==> flow/design.v <==
module PIEZO_reality_and_damedame(RESETN,CLK_1MHZ,A,T,SONG );
input RESETN,CLK_1MHZ,A,T;
output SONG;
reg SONG;
reg BUFF,BUFF2;
reg [10:0] freq,freq2;
reg [31:0] CNT_SOUND,CNT_SOUND2;
integer CLK_COUNT,CLK_COUNT2;
integer scale,scale2;
always @(*)
begin
if(A&&~T)
	SONG = BUFF;
else if(~A&&T)
	SONG = BUFF2;	
else 
	SONG =0;
end
always @( posedge CLK_1MHZ)
begin
	case(scale)
		-2: freq <= 0;
		-1: freq <= 0;
		0: freq <= 1012;	 
		1:	freq <= 1516;	  
		2:	freq <= 955;		  
		3: freq <= 1012;	  
		4: freq <= 1136;	  
		5: freq <= 1275;	  
		6: freq <= 1012;	  
		7: freq <= 0;	     
		8: freq <= 1607;	  
		9: freq <= 955;		  
		10: freq <= 1012;	  
		11: freq <= 1136;	  
		12: freq <= 1275;	  
		13: freq <= 1012;	  
		14: freq <= 675;	  
		15: freq <= 758;	  
		16: freq <= 1012;	  
		17: freq <= 0;	 	  
		18: freq <= 1516;	  
		19: freq <= 1351;	  
		20: freq <= 1275;	  
		21: freq <= 1012;	  
		22: freq <= 1136;	  
		23: freq <= 1204;	  
		24: freq <= 1136;	  
		25: freq <= 0;	  
		26: freq <= 1516;	  
		27: freq <= 758;	  
		28: freq <= 851;	  
		29: freq <= 902;	  
		30: freq <= 851;	  
		31: freq <= 0;	  
		32: freq <= 1275;	  
		33: freq <= 851;	  
		34: freq <= 955;	  
		35: freq <= 1012;	  
		36: freq <= 955;	  
		37: freq <= 1012;	  
		38: freq <= 1136;	  
		39: freq <= 0;	 	  
		40: freq <= 1012;	  
		41: freq <= 1516;	  
		42: freq <= 955;	  
		43: freq <= 1012;	  
		44: freq <= 1136;	  
		45: freq <= 1275;	  
		46: freq <= 1012;	  
		47: freq <= 0;	     
		48: freq <= 1607;	  
		49: freq <= 955;	 
		50: freq <= 1012;	  
		51: freq <= 1136;	  
		52: freq <= 1275;	  
		53: freq <= 1012;	  
		54: freq <= 675;	  
		55: freq <= 758;	  
		56: freq <= 1012;	  
		57: freq <= 0;	 	  
		58: freq <= 1516;	  
		59: freq <= 1351;	  
		60: freq <= 1275;	  
		61: freq <= 1012;	  
		62: freq <= 1136;	  
		63: freq <= 1204;	  
		64: freq <= 1136;	  
		65: freq <= 0;	  
		66: freq <= 1516;	  
		67: freq <= 758;	  
		68: freq <= 851;	  
		69: freq <= 902;	  
		70: freq <= 851;	  
		71: freq <= 0;	  
		72: freq <= 1275;	  
		73: freq <= 851;	  
		74: freq <= 955;	  
		75: freq <= 1012;	  
		76: freq <= 1136;	  
		77: freq <= 1275;	  
		78: freq <= 1275;	  
		79: freq <= 0;       
		default: freq <= 0;
	endcase
	case(scale2)
		-2: freq2 <= 0;
		-1: freq2 <= 0;	 
		0: freq2 <= 955;	  
		1: freq2 <= 851;	  
		2: freq2 <= 955;	  
		3: freq2 <= 758;	  
		4: freq2 <= 758;	  
		5: freq2 <= 758;	  
		6: freq2 <= 758;	  
		7: freq2 <= 758;	  
		8: freq2 <= 0;	  
		8: freq2 <= 0;	  
		9: freq2 <= 955;	  
		10: freq2 <= 955;	  
		11: freq2 <= 1012;	
		12: freq2 <= 1012;	
		13: freq2 <= 1012;	
		14: freq2 <= 1012;	
		15: freq2 <= 955;	 
		16: freq2 <= 955;	 
		17: freq2 <= 851;	 
		18: freq2 <= 851;	 
		19: freq2 <= 1136;	  
		20: freq2 <= 1275;	  
		21: freq2 <= 1275;	 
		22: freq2 <= 1275;	 
		23: freq2 <= 1275;	 
		24: freq2 <= 1275;	 
		25: freq2 <= 1275;	 
		26: freq2 <= 1275;	 
		27: freq2 <= 0;	  
		28: freq2 <= 0;	  
		29: freq2 <= 0;	  
		30: freq2 <= 0;	  
		31: freq2 <= 1275;	  
		32: freq2 <= 1431;	  
		33: freq2 <= 1516;	  
		34: freq2 <= 1431;	  
		35: freq2 <= 1431;	  
		36: freq2 <= 1431;	  
		37: freq2 <= 1431;	  
		38: freq2 <= 1431;	  
		39: freq2 <= 0;	  
		40: freq2 <= 0;	  
		41: freq2 <= 1136;	  
		42: freq2 <= 1136;	  
		43: freq2 <= 1012;	 
		44: freq2 <= 1012;	 
		45: freq2 <= 1012;	 
		46: freq2<= 1012;	 
		47: freq2<= 758;	  
		48: freq2 <= 758;	  
		49: freq2 <= 1012;	 
		50: freq2 <= 1012;	 
		51: freq2 <= 851;	 
		52:	freq2 <= 955;	 
		53:	freq2 <= 955;	 
		54:	freq2 <= 955;	 
		55:	freq2 <= 955;	 
		56:	freq2 <= 955;	 
		57:	freq2 <= 955;	 
		58:	freq2 <= 955;	 
		59:	freq2 <= 0;	  
		60:	freq2 <= 0;	  
		61:	freq2 <= 0;	  
		62:	freq2 <= 0;	  
		63:	freq2 <= 955;	 
		64:	freq2 <= 851;	 
		65:	freq2 <= 955;	 
		66:	freq2 <= 758;	  
		67:	freq2 <= 758;	  
		68:	freq2 <= 758;	  
		69:	freq2 <= 758;	  
		70:	freq2 <= 758;	  
		71:	freq2 <= 0;	  
		72:	freq2 <= 0;	  
		73:	freq2 <= 1136;	  
		74:	freq2 <= 1012;	 
		75:	freq2 <= 955;	 
		76:	freq2 <= 955;	 
		77:	freq2 <= 955;	 
		78:	freq2 <= 955;	 
		79:	freq2 <= 851;	 
		80:	freq2 <= 851;	 
		81:	freq2 <= 851;	 
		82:	freq2 <= 851;	 
		83:	freq2 <= 1275;	  
		84:	freq2 <= 1275;	  
		85:	freq2 <= 851;	 
		86:	freq2 <= 851;	 
		87:	freq2 <= 955;	 
		88:	freq2 <= 955;	 
		89:	freq2 <= 955;	 
		90:	freq2 <= 955;	 
		91:	freq2 <= 955;	 
		92:	freq2 <= 955;	 
		93:	freq2 <= 0;	  
		94:	freq2 <= 0;	  
		95:	freq2<= 0;	  
		96:	freq2<= 0;	  
		97:	freq2 <= 1516;	  
		98:	freq2 <= 1431;	  
		99:	freq2 <= 1275;	  
	100:	freq2 <= 1431;	  
	101:	freq2 <= 955;	 
	102:	freq2 <= 955;	 
	103:	freq2 <= 955;	 
	104:	freq2 <= 955;	 
	105:	freq2 <= 955;	 
	106:	freq2 <= 955;	 
	107:	freq2 <= 0;	  
	108:	freq2 <= 0;	  
	109:	freq2 <= 0;	  
	110:	freq2 <= 0;	  
	111:	freq2 <= 0;	  
	112:	freq2 <= 0;	  
	113:	freq2 <= 1516;	 
	114:	freq2<= 1431;	 
	115:	freq2 <= 1275;	  
	116:	freq2 <= 1431;	  
	117:	freq2 <= 851;	 
	118:	freq2 <= 851;	 
	119:	freq2 <= 851;	 
	120:	freq2 <= 851;	 
	121:	freq2 <= 851;	 
	122:	freq2 <= 851;	 
	123:	freq2 <= 0;	  
	124:	freq2 <= 0;	  
	125:	freq2 <= 0;	  
	126:	freq2 <= 0;	  
	127:	freq2 <= 851;	 
	128:	freq2 <= 955;	 
	129:	freq2 <= 1012;	 
	130:	freq2<= 955;	 
	default: freq <= 0;
	endcase		
end
always @(negedge RESETN or posedge CLK_1MHZ)
begin
	if(RESETN==1'b0)
		begin
				scale <= -2;
				BUFF <= 0;
				CNT_SOUND <= 0;
				CLK_COUNT <= 0;
		end
	else
		begin
			if(A)
				begin
					if( scale== -2 || scale == -1||
						 scale == 1|| scale == 2|| scale == 4|| scale == 5 || scale == 7 ||
						 scale == 8|| scale == 9|| scale == 11|| scale == 12|| scale == 15||
						 scale == 17|| scale == 18|| scale == 19|| scale == 20|| scale == 21||
						 scale ==23|| scale ==25|| scale == 26|| scale == 27|| scale == 29||
						 scale ==31|| scale ==32|| scale ==33|| scale ==35 || scale ==37 ||
						 scale ==41|| scale ==42|| scale == 44|| scale == 45|| scale == 47||
						 scale == 48|| scale == 49|| scale == 51|| scale == 52|| scale == 55||
						 scale ==57|| scale ==58|| scale == 59|| scale == 60|| scale == 61||
						 scale ==63|| scale ==65|| scale == 66|| scale == 67|| scale == 69||
						 scale ==71|| scale ==72|| scale == 73|| scale == 75 )
						 begin
								if( (CLK_COUNT < 300000) )         
									begin
										if(CNT_SOUND >= freq)   
											begin
												CNT_SOUND <= 0;   
												BUFF <= ~BUFF;					
												CLK_COUNT <= CLK_COUNT+1; 
											end				
										else   
											begin
												CNT_SOUND <=CNT_SOUND +1;  
												CLK_COUNT <= CLK_COUNT+1;
											end
									end						
								else  
									begin
										CLK_COUNT <= 0;	
										CNT_SOUND <= 0;	
										scale <= scale + 1;
									end
						end
					else if(scale == 3|| scale == 6|| scale ==10|| scale ==22 || scale ==24 ||
						 scale ==28|| scale ==30|| scale == 34|| scale == 39|| scale == 43||
						 scale == 46|| scale == 50|| scale == 62|| scale == 64|| scale == 68 ||scale == 70||
						 scale ==74|| scale ==77|| scale == 79)
							begin
								if( (CLK_COUNT < 600000) )         
									begin
										if(CNT_SOUND >= freq)   
											begin
												CNT_SOUND <= 0;   
												BUFF <= ~BUFF;					
												CLK_COUNT <= CLK_COUNT+1; 
											end				
										else   
											begin
												CNT_SOUND <=CNT_SOUND +1;  
												CLK_COUNT <= CLK_COUNT+1;
											end
									end						
								else  
									begin
										CLK_COUNT <= 0;	
										CNT_SOUND <= 0;
										scale <= scale + 1;
									end
							end	
					else if(scale == 0|| scale ==14|| scale ==36|| scale ==40 || scale ==54 ||
						 scale ==76)
						 begin
								if( (CLK_COUNT < 900000) )         
									begin
										if(CNT_SOUND >= freq)   
											begin
												CNT_SOUND <= 0;   
												BUFF <= ~BUFF;					
												CLK_COUNT <= CLK_COUNT+1; 
											end				
										else   
											begin
												CNT_SOUND <=CNT_SOUND +1;  
												CLK_COUNT <= CLK_COUNT+1;
											end
									end						
								else  
									begin
										CLK_COUNT <= 0;	
										CNT_SOUND <= 0;	
										scale <= scale + 1;
									end
							end
					else if(scale == 13|| scale ==16|| scale ==38|| scale ==53 || scale ==56 ||
						 scale ==78)
						 begin
								if( (CLK_COUNT < 1200000) )         
									begin
										if(CNT_SOUND >= freq)   
											begin
												CNT_SOUND <= 0;   
												BUFF <= ~BUFF;					
												CLK_COUNT <= CLK_COUNT+1; 
											end				
										else   
											begin
												CNT_SOUND <=CNT_SOUND +1;  
												CLK_COUNT <= CLK_COUNT+1;
											end
									end						
								else  
									begin
										CLK_COUNT <= 0;	
										CNT_SOUND <= 0;	
										scale <= scale + 1;
									end
						 end
					else       
						begin
							scale <= -2;
							BUFF  <= 0;
							CNT_SOUND <= 0;
							CLK_COUNT <= 0;
						end
				end
				else 
					begin
							scale <= -2;
							BUFF  <= 0;
							CNT_SOUND <= 0;
							CLK_COUNT <= 0;
					end
			end
end
always @(negedge RESETN or posedge CLK_1MHZ)
begin
	if(RESETN==1'b0)
		begin
				scale2<= -2;
				BUFF2 <= 0;
				CNT_SOUND2 <= 0;
				CLK_COUNT2 <= 0;
		end
	else
		begin	
			if(T)
				begin
					if(scale2 < 131) 
						begin
							if( (CLK_COUNT2 < 250000) )        
											begin
												if(CNT_SOUND2 >= freq2)   
													begin
														CNT_SOUND2 <= 0;   
														BUFF2 <= ~BUFF2;					
														CLK_COUNT2 <= CLK_COUNT2+1; 
													end				
												else   
													begin
														CNT_SOUND2 <=CNT_SOUND2 +1;  
														CLK_COUNT2 <= CLK_COUNT2+1;
													end
												end						
							else 
								begin
									CLK_COUNT2 <= 0;	
									CNT_SOUND2 <= 0;	
									scale2 <= scale2 + 1;
								end
						end
					else
						begin
							CLK_COUNT2 <= 0;	
							CNT_SOUND2 <= 0;	
							scale2 <= -2;
						end
				end
				else
					begin
						scale2<= -2;
						BUFF2 <= 0;
						CNT_SOUND2 <= 0;
						CLK_COUNT2 <= 0;
					end
	  end
end
endmodule
# == From RTL to reports: PIEZO_reality_and_damedame ==
# The steps from the RTL of PIEZO_reality_and_damedame to its reports follow in flow order.
# Lines are those of the file above, counted from 1.
# Operators: Yosys type, input widths -> output width; for muxes data width and select width s.
# Library cell names are shortened.
# The mark - stands for no value.
# setup
design,PIEZO_reality_and_damedame
clock,CLK_1MHZ
library,sky130hd
pvt_corner,tt_025C_1v80

# == After elaboration ==
# Source: Yosys, flattened and elaborated, memories not mapped. Widths are those after wreduce. Registers that Yosys merges into a memory's read port (data or address) are not register bits. Print and check cells do not count.
# bits
output_inout_bits,1
inputBits,4
register_bits,216
# classes
eq_ne,294
cmp,8
logic,4
reduce_logical,109
addsub,6
muxes,56
# ops
operator,count
$eq 32x7->1 const B,109
$eq 32x6->1 const B,77
$mux 32,38
$eq 32x5->1 const B,37
$eq 32x4->1 const B,20
$eq 32x8->1 const B,19
$eq 32x3->1 const B,9
$eq 32x2->1 const B,6
$reduce_or 133->1,1
$pmux 11 s12,1
$add 32x2->32 const B,4
$pmux 11 s9,1
$eq 32x1->1 const B,3
$logic_not 32->1,3
$logic_or 1x1->1,78
$add 32x1->32 const B,2
$ge 32x11->1,2
$lt 32x21->1 const B,2
$eq 32x32->1 const B,2
$reduce_or 12->1,3
$reduce_or 33->1,1
$lt 32x19->1 const B,1
$lt 32x20->1 const B,1
$lt 32x22->1 const B,1
$lt 32x9->1 const B,1
$reduce_or 10->1,3
$reduce_or 29->1,1
$reduce_or 18->1,1
# Not listed: further kinds 21, cells in them 50.

# == Logic depth ==
# Depth = most cells in a row (Yosys ltp): at word level without a register or memory, in the mapped netlist without a sequential cell, where the memories' decode and read muxes count.
# logic_depth
depth_word,53
abc_area,1
mapped_depth,21

# == After synthesis ==
# The flow's flattened synthesis, as Yosys stat reports it; memories are mapped. The netlist is that of the ABC_AREA named above (0 if unset); the other value can give another one.
# Totals and module areas in this step are rounded.
# mapped
area_um2,12360
seq_area_um2,5483
flip_flops,216
mapped_cells,1608
# by_type
cell,count,area_total_um2
dfrtp_1,132,3.3E+03
dfstp_2,62,1.63E+03
nor2_1,275,1032.24
nand2_1,271,1.02E+03
inv_1,208,780.749
nand3_1,126,630.605
ha_1,34,425.408
xor2_1,46,402.886
nand4_1,61,381.616
o21ai_0,68,340.326
edfxtp_1,11,330.317
nor3_1,57,285.274
a21oi_1,48,240.23
dfxtp_1,11,220.211
nor4_1,22,137.632
xnor2_1,14,122.618
inv_2,30,112.608
nand3_2,10,100.096
# Not listed: further types 34, cells in them 122.

# == Path before layout ==
# Path of least setup slack by OpenSTA after synthesis, without wires, with an ideal clock, recovery checks aside; 20% of the period is set as input and as output delay. Where synthesis merged equal registers, the netlist keeps one of their names.
# synth_path
path_kind,in2out
from,input A
to,output SONG
slack_ns,5.428
in_delay_ns,2.000
period_ns,10.0
required_ns,8.000
path_buffers,1
out_delay_ns,2.000
t_arrival_ns,2.572
delay_ns,0.572
launch_ns,2.000
path_stages,2
synth_period_reached_ns,4.572
# "delay_ns" is the arrival time less input delay plus setup time.
# At an output port there is no setup time.
# "path_stages" counts driving pins, that of a launching flip-flop among them; a cell with two outputs on the path counts twice.
# "synth_period_reached_ns" is the clock period less the worst setup slack; recovery checks do not enter. This is arithmetic on one report: input and output delays are still those of the set period (20% each).
# The rows between start and end are the longest chain of elaborated cells between them; the timing report does not say that the signal goes this way. Where chains are equally long, one stands for them.
# Each line given opens the expression or statement behind the cell; cells for indexed reads and writes are added by Yosys, which also makes memories of some case tables.
# synth_between
cell_sequence,clkbuf_1 -> o31ai_1
elab_chain_len,4
cells_between,5
# synth_rtl
element,line,text
"start, declared",2,"input RESETN,CLK_1MHZ,A,T;"
$not 1->1,14,else if(~A&&T)
$logic_and 1x1->1,14,
$mux 1,14,
$mux 1,12,if(A&&~T)
"end, declared",3,output SONG;

# == Worst path after layout ==
# From the final timing report of flow run 1: the path of least setup slack in the routed layout; clock arrival at registers is part of the times.
# layout_path
path_kind,in2out
from,input A
to,output SONG
period_ns,8.73
required_ns,6.98
launch_ns,1.75
out_delay_ns,1.75
slack_ns,3.47
t_arrival_ns,3.51
path_buffers,2
path_stages,3
in_delay_ns,1.75
# The rows between start and end are the longest chain of elaborated cells between them; the timing report does not say that the signal goes this way. Where chains are equally long, one stands for them.
# layout_between
cell_sequence,clkdlybuf4s50_1 -> o31ai_1 -> clkdlybuf4s50_1
elab_chain_len,4
cells_between,5
# layout_rtl
element,line,text
"start, declared",2,"input RESETN,CLK_1MHZ,A,T;"
$not 1->1,14,else if(~A&&T)
$logic_and 1x1->1,14,
$mux 1,14,
$mux 1,12,if(A&&~T)
"end, declared",3,output SONG;

# Design PIEZO_reality_and_damedame on sky130hd. What follows are 5 stored runs of the flow, each under its own settings; their order means nothing. The constraints put input and output delay at 20% of the set period each and load the outputs with 0.01 pF.
# "period_less_ws_ns" = clock period - worst setup slack. The figure is calculated, with input and output delays left at 20% of the set period.
# "timing.worst_path_ns" = time allowed to the worst setup path (clock period - input delay - output delay, where it has them) - its slack; a late launch clock adds to it, a late capture clock takes from it.
# "power_w": no workload was simulated; the value follows from the tool's default switching activity.
# The results are shown rounded.
# Among the settings, n/a means not set for that run.
stored run,ABC_AREA,CAP_MARGIN,CELL_PAD_IN_SITES_DETAIL_PLACEMENT,CELL_PAD_IN_SITES_GLOBAL_PLACEMENT,CORE_ASPECT_RATIO,CORE_UTILIZATION,CTS_CLUSTER_DIAMETER,CTS_CLUSTER_SIZE,GPL_ROUTABILITY_DRIVEN,HOLD_SLACK_MARGIN,MAX_ROUTING_LAYER,SLEW_MARGIN,TNS_END_PERCENT,period_ns,CORE_MARGIN,PLACE_DENSITY_LB_ADDON,PLACE_DENSITY,final_stdcell_area_um2,post_route_util_frac,timing.setup.ws_ns,synth_chip_area_um2,timing.worst_path_ns,critical_path_type,total_negative_slack_ns,power_w,final_die_area_um2,period_less_ws_ns
flow run 1,1,30,2,2,1.81,25,321,31,0,-0.03,met4,10,40,8.73,2,n/a,n/a,13500,0.276,3.471,12360,1.77,in2out,0.000,0.001642,51320,5.259
flow run 2,0,20,n/a,n/a,0.7,19,27,n/a,0,0.19,n/a,5,n/a,3.59,3,0.16,n/a,15900,0.263,0.207,11720,3.38,reg2reg,0.000,0.008941,64740,3.383
flow run 3,n/a,20,n/a,n/a,n/a,40,n/a,n/a,n/a,n/a,n/a,20,n/a,5.21,2,n/a,n/a,13120,0.456,1.127,11720,4.08,reg2reg,0.000,0.003689,30680,4.083
flow run 4,n/a,30,n/a,n/a,1.24,44,n/a,93,n/a,-0.03,n/a,20,n/a,8.73,2,n/a,n/a,13020,0.497,3.813,11720,1.42,in2out,0.000,0.002103,27960,4.917
flow run 5,n/a,20,n/a,n/a,n/a,65,n/a,n/a,n/a,n/a,n/a,20,n/a,7.43,2,n/a,0.76,12770,0.716,2.921,11720,1.54,in2out,0.000,0.002421,19120,4.509
